==> flow/design.v <==
module dffhr (d, r, clk, q);
  parameter WIDTH = 1;
  input 			r;
  input 			clk;
  input 	[WIDTH-1:0] 	d;
  output 	[WIDTH-1:0] 	q;
  reg 		[WIDTH-1:0] 	q;
  always @ (posedge clk) 
    if ( r ) 
      q <= {WIDTH{1'b0}};
    else
      q <= d;
endmodule  
module sha1_round (cv_in, w, round, cv_out);
   input [159:0] cv_in;
   input [31:0]  w;
   input [6:0]   round;
   output [159:0] cv_out;
   reg [31:0]     k;
   reg [31:0]     f;
   wire [31:0]    a_shift;
   wire [31:0]    b_shift;
   wire [31:0]    add_result;
   wire [31:0]    a = cv_in[159:128];
   wire [31:0]    b = cv_in[127:96];
   wire [31:0]    c = cv_in[95:64];
   wire [31:0]    d = cv_in[63:32];
   wire [31:0]    e = cv_in[31:0];
   always @(round)
     begin
        k = 32'd0;
        if ((round >= 7'd0) && (round <= 7'd19))
          k = 32'h5A827999;
        if ((round >= 7'd20) && (round <= 7'd39))
          k = 32'h6ED9EBA1;
        if ((round >= 7'd40) && (round <= 7'd59))
          k = 32'h8F1BBCDC;
        if ((round >= 7'd60) && (round <= 7'd79))
          k = 32'hCA62C1D6;
     end  
   always @(round or b or c or d)
     begin
        f = 32'd0;
        if ((round >= 7'd0) && (round <= 7'd19))
          f = ((b & c) | (~b & d));
        if ((round >= 7'd20) && (round <= 7'd39))
          f = (b ^ c ^ d);
        if ((round >= 7'd40) && (round <= 7'd59))
          f = ((b & c) | (b & d) | (c & d));
        if ((round >= 7'd60) && (round <= 7'd79))
          f = (b ^ c ^ d);
     end  
   assign a_shift = {a[26:0], a[31:27]};
   assign b_shift = {b[1:0], b[31:2]};
   assign add_result = (a_shift + ((f + k) + (e + w)));
   assign cv_out = {add_result, a, b_shift, c, d};
endmodule  
module sha1_exec(clk, reset, start, data_in, load_in, cv, 
  use_prev_cv, busy, out_valid, cv_next);
   input clk, reset;     
   input start;
   input [31:0] data_in;
   input load_in;
   input [159:0] cv;
   input use_prev_cv;
   output        busy;
   output        out_valid;
   output [159:0] cv_next;  
   reg            busy;         
   reg            out_valid;    
   reg [6:0]      rnd_cnt_d;    
   wire [6:0]     rnd_cnt_q;    
   wire [159:0]   rnd_d;        
   wire [159:0]   rnd_q;
   wire [159:0]   sha1_round_wire;   
   wire [159:0]   cv_d;         
   wire [159:0]   cv_q;         
   wire [159:0]   cv_next_d;    
   wire [159:0]   cv_next_q;
   parameter      IDLE = 2'b00;
   parameter      CALC = 2'b01;
   parameter      VALID_OUT = 2'b10;
   parameter      VALID_OUT2 = 2'b11;
   wire [1:0]     state; 
   reg [1:0]      next_state;
   wire [511:0]   w_d;
   wire [511:0]   w_q;
   wire [511:0]   w_temp;
   wire [31:0]    w;    
   wire [31:0]    w_gen_temp = w_temp[511:480] ^ w_temp[447:416] ^ 
                  w_temp[255:224] ^ w_temp[95:64];  
   wire [31:0]    w_gen = {w_gen_temp[30:0], w_gen_temp[31]};
   assign         w_d = ((load_in == 1'b1) ? w_temp :
                  ((rnd_cnt_q < 7'd15) ? w_temp : 
                  {w_gen, w_temp[479:0]}));
   assign w_temp = (state == CALC) ? {w_q[479:0], w_q[511:480]} : 
     ((load_in == 1'b1) ? {w_q[479:0], data_in} : w_q);
   assign w = w_q[511:480];
   sha1_round sha1_round(.cv_in(rnd_q), .w(w), .round(rnd_cnt_q),
                           .cv_out(sha1_round_wire));
   assign         rnd_d = ((state == CALC) ? sha1_round_wire : 
     (use_prev_cv == 1'b1) ? cv_next_q : cv);
   assign         cv_d = ((state == CALC) ? cv_q : 
     (use_prev_cv == 1'b1) ? cv_next_q : cv);
   assign         cv_next_d = (state == VALID_OUT) ? 
                                ({cv_q[159:128] + rnd_q[159:128],
                                  cv_q[127:96] + rnd_q[127:96],
                                  cv_q[95:64] + rnd_q[95:64],
                                  cv_q[63:32] + rnd_q[63:32],
                                  cv_q[31:0] + rnd_q[31:0]}) :
                                  (cv_next_q);
   assign         cv_next = cv_next_q;
   always @(state or start or rnd_cnt_q)
     begin
        out_valid = 1'b0;       
        busy = 1'b0;
        rnd_cnt_d = 7'b0000000;
        case (state)
          IDLE : begin
             out_valid = 1'b0;
             rnd_cnt_d = 7'b0000000;
             if (start) begin
                busy = 1'b1;
                next_state = CALC;
             end
             else begin
                busy = 1'b1;
                next_state = IDLE;
             end
          end  
          CALC : begin
             busy = 1'b1;
             out_valid = 1'b0;
             if (start) begin
                next_state = IDLE;
                rnd_cnt_d = 7'd0000000;
             end
             else if (rnd_cnt_q == 7'd79) begin
                next_state = VALID_OUT;
                rnd_cnt_d = 7'd0000000;
             end
             else begin
                next_state = CALC;
                rnd_cnt_d = rnd_cnt_q + 7'd0000001;
             end
          end  
          VALID_OUT : begin
             busy = 1'b1;
             out_valid = 1'b0;       
             if (start) begin
                next_state = IDLE;
                rnd_cnt_d = 7'd0000000;
             end else begin
                next_state = VALID_OUT2;
             end
          end     
          VALID_OUT2 : begin
             busy = 1'b0;
             out_valid = 1'b1;
             if (start) begin
                next_state = CALC;
             end
             else begin
                next_state = IDLE;
             end
          end
          default : begin
             next_state = IDLE;
          end
        endcase
     end          
   dffhr #(7) rnd_cnt_reg (.d(rnd_cnt_d), .q(rnd_cnt_q),
                           .clk(clk), .r(reset));
   dffhr #(2) state_reg (.d(next_state), .q(state), 
                         .clk(clk), .r(reset)); 
   dffhr #(512) w_reg (.d(w_d), .q(w_q), .clk(clk), .r(reset));
   dffhr #(160) cv_reg (.d(cv_d), .q(cv_q), .clk(clk), .r(reset));
   dffhr #(160) rnd_reg (.d(rnd_d), .q(rnd_q), .clk(clk), .r(reset));
   dffhr #(160) cv_next_reg (.d(cv_next_d), .q(cv_next_q),
                             .clk(clk), .r(reset));   
endmodule  
-- Step by step through the tools: sha1_exec
Tool output for the design above, in the order of the flow.
Lines are those of the file above, counted from 1.
Not given: --
- top: sha1_exec
- clock input: clk
- library: sky130hd
- timing corner: tt_025C_1v80

-- After elaboration
Yosys after proc, flatten, opt, wreduce and memory -nomap, before mapping. Enables and synchronous resets that opt folds into registers are not counted as muxes. Memory bits, and registers merged into a memory's read port (data or address), are not among the register bits. Print and check cells are not counted. Equal cells are merged and count once.
- output and inout bits: 162
- flip-flop bits (word level) at 1001
- reductions and logical operators: 8
- bitwise gates (word level): 13
- equality and inequality tests: 4
- $add $sub $neg: 10
- order comparisons at 9
- mux-type cells: 24
- operators by type and width (cell ; number):
    512-bit 2-to-1 mux ; 4
    160-bit 2-to-1 mux ; 2
    32-bit adder ; 9
    32-bit 2-to-1 mux ; 6
    32-bit XOR ; 5
    32-bit AND ; 4
    32-bit bitwise OR ; 3
    31-bit 2-to-1 mux ; 2
    32-bit inverter ; 1
    7-bit by 6-bit >= comparator with 1-bit output with constant B ; 2
    7-bit by 6-bit <= comparator with 1-bit output with constant B ; 2
    7-bit parallel mux with 2-bit select ; 1
    7-bit 2-to-1 mux ; 2
    7-bit by 1-bit adder with 7-bit output with constant B ; 1
    7-bit by 1-bit >= comparator with 1-bit output with constant B ; 1
    7-bit by 4-bit less-than comparator with 1-bit output with constant B ; 1
    7-bit by 5-bit >= comparator with 1-bit output with constant B ; 1
    7-bit by 5-bit <= comparator with 1-bit output with constant B ; 1
    7-bit <= comparator with constant B ; 1
    7-bit equality test with constant B ; 1
    3-bit OR reduction ; 2
    2-bit parallel mux with 3-bit select ; 1
    2-bit 2-to-1 mux ; 3
    1-bit logical AND ; 4
    2-bit equality test with constant B ; 2
    1-bit parallel mux with 2-bit select ; 2
    2-bit by 1-bit equality test with 1-bit output with constant B ; 1
    2-bit logical NOT ; 1
Not listed: further kinds 2, cells in them 2.

-- Longest topological paths
Depth = most cells in a row (Yosys ltp): at word level without a register or memory, in the mapped netlist without a sequential cell, where the memories' decode and read muxes count.
- noted depth after elaboration: 11
- noted ABC_AREA: 0
- depth in mapped cells: 29
- mapped depth without buffers: 26

-- Netlist
The flow's flattened synthesis, as Yosys stat reports it; memories are mapped. The netlist is that of the ABC_AREA named above (0 if unset); the other value can give another one.
The area totals of this step are shown rounded.
- cell types (cell type ; number ; area in all (µm²)):
    sky130_fd_sc_hd__dfxtp_1 ; 1003 ; 2.01E+04
    sky130_fd_sc_hd__a21oi_1 ; 966 ; 4.83E+03
    sky130_fd_sc_hd__nand2_1 ; 1157 ; 4.34E+03
    sky130_fd_sc_hd__fa_1 ; 126 ; 2.52E+03
    sky130_fd_sc_hd__ha_1 ; 192 ; 2.4E+03
    sky130_fd_sc_hd__xnor2_1 ; 197 ; 1.73E+03
    sky130_fd_sc_hd__inv_1 ; 435 ; 1.63E+03
    sky130_fd_sc_hd__mux2_2 ; 141 ; 1.59E+03
    sky130_fd_sc_hd__nor2_1 ; 393 ; 1.48E+03
    sky130_fd_sc_hd__clkbuf_1 ; 338 ; 1.27E+03
    sky130_fd_sc_hd__o21bai_1 ; 160 ; 1.2E+03
    sky130_fd_sc_hd__xor2_1 ; 124 ; 1.09E+03
    sky130_fd_sc_hd__o21ai_0 ; 196 ; 980.941
    sky130_fd_sc_hd__mux2i_1 ; 97 ; 970.931
    sky130_fd_sc_hd__a21o_1 ; 71 ; 533.011
    sky130_fd_sc_hd__a211oi_1 ; 69 ; 517.997
    sky130_fd_sc_hd__nor2b_1 ; 57 ; 356.592
    sky130_fd_sc_hd__a311oi_1 ; 39 ; 341.578
Not listed: further types 60, cells in them 446.
- noted mapped flip-flops: 1003
- chip area (Yosys): 50900 µm²
- buffer cells at 360
- standard cells after synthesis: 6207
- sequential part of the area at 20100 µm²
The figures by module come from a second, unflattened synthesis with its own total; it is not the netlist above.
- cell total of the unflattened synthesis at 5849
- noted area (unflattened synthesis): 55600 µm²
Rows give one instance, submodules left out.
- by module (module ; seq. area (µm²) ; cells ; area (µm²) ; times used):
    sha1_exec ; 0.0 ; 3062 ; 22500 ; 1
    dffhr (WIDTH=512) ; 10200 ; 1081 ; 13700 ; 1
    dffhr (WIDTH=160) ; 3200 ; 337 ; 4310 ; 3
    sha1_round ; 0.0 ; 677 ; 6220 ; 1
    dffhr (WIDTH=7) ; 140 ; 14 ; 184 ; 1
    dffhr (WIDTH=2) ; 40.0 ; 4 ; 52.6 ; 1

-- Timing after synthesis
OpenSTA on the mapped netlist: ideal clock, no wires. The path of least setup slack (recovery checks aside). Input and output delay are each 20% of the period. Register names are those of the netlist, which keeps one name where synthesis merged equal registers.
- kind: register to register
- from: register rnd_cnt_reg.q[0]
- to: register rnd_reg.q[158]
- launch time at the first pin at 0 ps
- noted library setup time: 122 ps
- noted path slack: 2088 ps
- stages on the path: 27
- arrival: 5790 ps
- path delay at 5912 ps
- clock period at 8000 ps
- data required time at 7878 ps
- synthesis period reached at 5912 ps
"path delay" is the arrival time less input delay plus setup time.
"stages on the path": output pins that drive a net of the path, with the launching flip-flop's if there is one; two outputs of one cell count as two.
"synthesis period reached" = period - worst setup slack (recovery checks aside). The figure is calculated, with input and output delays left at 20% of the set period.
Between the ends stands the longest chain of elaborated cells between them, by number of cells; it is not shown to be the way that was timed. Of several equally long chains one is given.
Each line given opens the expression or statement behind the cell; cells for indexed reads and writes are added by Yosys, which also makes memories of some case tables.
- cells stage by stage: sky130_fd_sc_hd__dfxtp_1 > sky130_fd_sc_hd__ha_1 > sky130_fd_sc_hd__a21oi_1 > sky130_fd_sc_hd__nand2_1 > sky130_fd_sc_hd__a32o_1 > sky130_fd_sc_hd__clkbuf_1 > sky130_fd_sc_hd__nand2b_1 > sky130_fd_sc_hd__clkbuf_1 > sky130_fd_sc_hd__a221o_1 > sky130_fd_sc_hd__o21ai_0 > sky130_fd_sc_hd__fa_1 > sky130_fd_sc_hd__inv_1 > sky130_fd_sc_hd__fa_1 > sky130_fd_sc_hd__inv_1 > sky130_fd_sc_hd__fa_1 > sky130_fd_sc_hd__inv_1 > sky130_fd_sc_hd__ha_1 > sky130_fd_sc_hd__a211o_1 > sky130_fd_sc_hd__a2111oi_0 > sky130_fd_sc_hd__o211a_1 > sky130_fd_sc_hd__a211oi_1 > sky130_fd_sc_hd__o21a_1 > sky130_fd_sc_hd__o21ai_0 > sky130_fd_sc_hd__a21oi_1 > sky130_fd_sc_hd__a21oi_1 > sky130_fd_sc_hd__nand4_1 > sky130_fd_sc_hd__o311a_1
- noted cells in the longest elaborated chain: 10
- RTL lines, path after synthesis (item ; line ; source):
    start, declared ; 6 ; output [WIDTH-1:0] q;
    start, assigned ; 10 ; q <= {WIDTH{1'b0}};
    start, assigned ; 12 ; q <= d;
    7-bit by 1-bit >= comparator with 1-bit output ; 44 ; if ((round >= 7'd0) && (round <= 7'd19))
    1-bit logical AND ; 44 ;
    32-bit 2-to-1 mux ; 44 ;
    32-bit 2-to-1 mux ; 46 ; if ((round >= 7'd20) && (round <= 7'd39))
    32-bit 2-to-1 mux ; 48 ; if ((round >= 7'd40) && (round <= 7'd59))
    32-bit 2-to-1 mux ; 50 ; if ((round >= 7'd60) && (round <= 7'd79))
    32-bit adder (3 in a row) ; 55 ; assign add_result = (a_shift + ((f + k) + (e + w)));
    160-bit 2-to-1 mux ; 101 ; assign         rnd_d = ((state == CALC) ? sha1_round_wire :
    end, assigned ; 10 ;
    end, assigned ; 12 ;
    end, declared ; 6 ;

-- Path in the finished layout
From the final timing report of run 2: the path of least setup slack in the routed layout; clock arrival at registers is part of the times.
The report prints the path's times to 10 ps; the period is as set.
- kind: register to register
- from: register rnd_cnt_reg.q[2]
- to: register rnd_reg.q[158]
- clock period at 8470 ps
- launch time at the first pin at 690 ps
- data required time at 9040 ps
- arrival: 7440 ps
- stages on the path: 25
- noted library setup time: 110 ps
- noted path slack: 1600 ps
Between the ends stands the longest chain of elaborated cells between them, by number of cells; it is not shown to be the way that was timed. Of several equally long chains one is given.
- cells stage by stage: sky130_fd_sc_hd__dfxtp_1 > sky130_fd_sc_hd__nand3_1 > sky130_fd_sc_hd__a21oi_1 > sky130_fd_sc_hd__o22ai_1 > sky130_fd_sc_hd__nand2b_1 > sky130_fd_sc_hd__inv_1 > sky130_fd_sc_hd__nor2_1 > sky130_fd_sc_hd__inv_1 > sky130_fd_sc_hd__nor2_1 > sky130_fd_sc_hd__inv_1 > sky130_fd_sc_hd__fa_1 > sky130_fd_sc_hd__fa_1 > sky130_fd_sc_hd__inv_1 > sky130_fd_sc_hd__fa_1 > sky130_fd_sc_hd__inv_1 > sky130_fd_sc_hd__ha_1 > sky130_fd_sc_hd__and4_1 > sky130_fd_sc_hd__o211ai_1 > sky130_fd_sc_hd__o211a_1 > sky130_fd_sc_hd__a211oi_1 > sky130_fd_sc_hd__o21a_1 > sky130_fd_sc_hd__o21ai_0 > sky130_fd_sc_hd__a21oi_1 > sky130_fd_sc_hd__a21oi_1 > sky130_fd_sc_hd__o311a_1
- noted cells in the longest elaborated chain: 10
- RTL lines, path after layout (item ; line ; source):
    start, declared ; 6 ; output [WIDTH-1:0] q;
    start, assigned ; 10 ; q <= {WIDTH{1'b0}};
    start, assigned ; 12 ; q <= d;
    7-bit by 1-bit >= comparator with 1-bit output ; 44 ; if ((round >= 7'd0) && (round <= 7'd19))
    1-bit logical AND ; 44 ;
    32-bit 2-to-1 mux ; 44 ;
    32-bit 2-to-1 mux ; 46 ; if ((round >= 7'd20) && (round <= 7'd39))
    32-bit 2-to-1 mux ; 48 ; if ((round >= 7'd40) && (round <= 7'd59))
    32-bit 2-to-1 mux ; 50 ; if ((round >= 7'd60) && (round <= 7'd79))
    32-bit adder (3 in a row) ; 55 ; assign add_result = (a_shift + ((f + k) + (e + w)));
    160-bit 2-to-1 mux ; 101 ; assign         rnd_d = ((state == CALC) ? sha1_round_wire :
    end, assigned ; 10 ;
    end, assigned ; 12 ;
    end, declared ; 6 ;

Below are 3 stored runs of the flow (Yosys, OpenROAD; platform sky130hd) on sha1_exec, each with its settings and what was measured, unordered. Constraints: input delay and output delay 20% of the set period each, output load 0.01 pF.
By "clock period reached" is meant the clock period of the run minus its worst setup slack. This is arithmetic on one report: input and output delays are still those of the set period (20% each).
"time of the worst setup path" means the part of the period allowed to the worst setup path (the constraints hold back 20% at inputs and 20% at outputs) less its slack; where the path has registers, the arrival times of their clocks count too.
"total power after layout" is the tool's figure for a default switching activity; nothing was simulated.
"time of the worst setup path" is known to 10 ps.
Values from the reports are rounded here.

Run 1
Settings were ABC_AREA = 1; CELL_PAD_IN_SITES_DETAIL_PLACEMENT = 2; CORE_ASPECT_RATIO = 0.82; CORE_UTILIZATION = 46; CTS_CLUSTER_DIAMETER = 395; CTS_CLUSTER_SIZE = 61; GPL_ROUTABILITY_DRIVEN = 1; GPL_TIMING_DRIVEN = 1; HOLD_SLACK_MARGIN = -0.06; MIN_ROUTING_LAYER = met2; PLACE_DENSITY_LB_ADDON = 0.3; SLEW_MARGIN = 25; TNS_END_PERCENT = 15; period_ns = 11.8; CAP_MARGIN = 20; CORE_MARGIN = 2
- did not finish, placement stopped with DPL-0033

Run 2
Settings were CORE_ASPECT_RATIO = 1.3; CORE_MARGIN = 3; CORE_UTILIZATION = 49; GPL_ROUTABILITY_DRIVEN = 1; MAX_ROUTING_LAYER = met4; PLACE_DENSITY = 0.89; TNS_END_PERCENT = 55; period_ns = 8.47; CAP_MARGIN = 20; SLEW_MARGIN = 20
- clock period reached at 6,869 ps
- setup slack of the critical path at 1,600 ps
- noted the standard-cell area of the final layout: 58,800 µm²
- time of the worst setup path: 6,870 ps
- worst setup path type: register to register
- noted the utilization in the final report: 57.1 %
- chip area in the Yosys report at 50,900 µm²
- noted the overall die area: 108,000 µm²
- final setup TNS: 0 ps
- total power after layout at 11.7 mW
- worst hold slack after layout: 449 ps

Run 3
Settings were CAP_MARGIN = 30; CELL_PAD_IN_SITES_DETAIL_PLACEMENT = 1; CELL_PAD_IN_SITES_GLOBAL_PLACEMENT = 1; CORE_ASPECT_RATIO = 1.34; CORE_UTILIZATION = 37; CTS_CLUSTER_SIZE = 36; GPL_ROUTABILITY_DRIVEN = 0; GPL_TIMING_DRIVEN = 0; MAX_ROUTING_LAYER = met5; PLACE_DENSITY_LB_ADDON = 0.19; SETUP_SLACK_MARGIN = -0.91; period_ns = 11.0; CORE_MARGIN = 2; SLEW_MARGIN = 20
- clock period reached at 8,313 ps
- setup slack of the critical path at 2,690 ps
- noted the standard-cell area of the final layout: 61,000 µm²
- time of the worst setup path: 8,310 ps
- worst setup path type: register to register
- noted the utilization in the final report: 44.6 %
- chip area in the Yosys report at 50,900 µm²
- noted the overall die area: 141,000 µm²
- final setup TNS: 0 ps
- total power after layout at 9.46 mW
- worst hold slack after layout: 452 ps
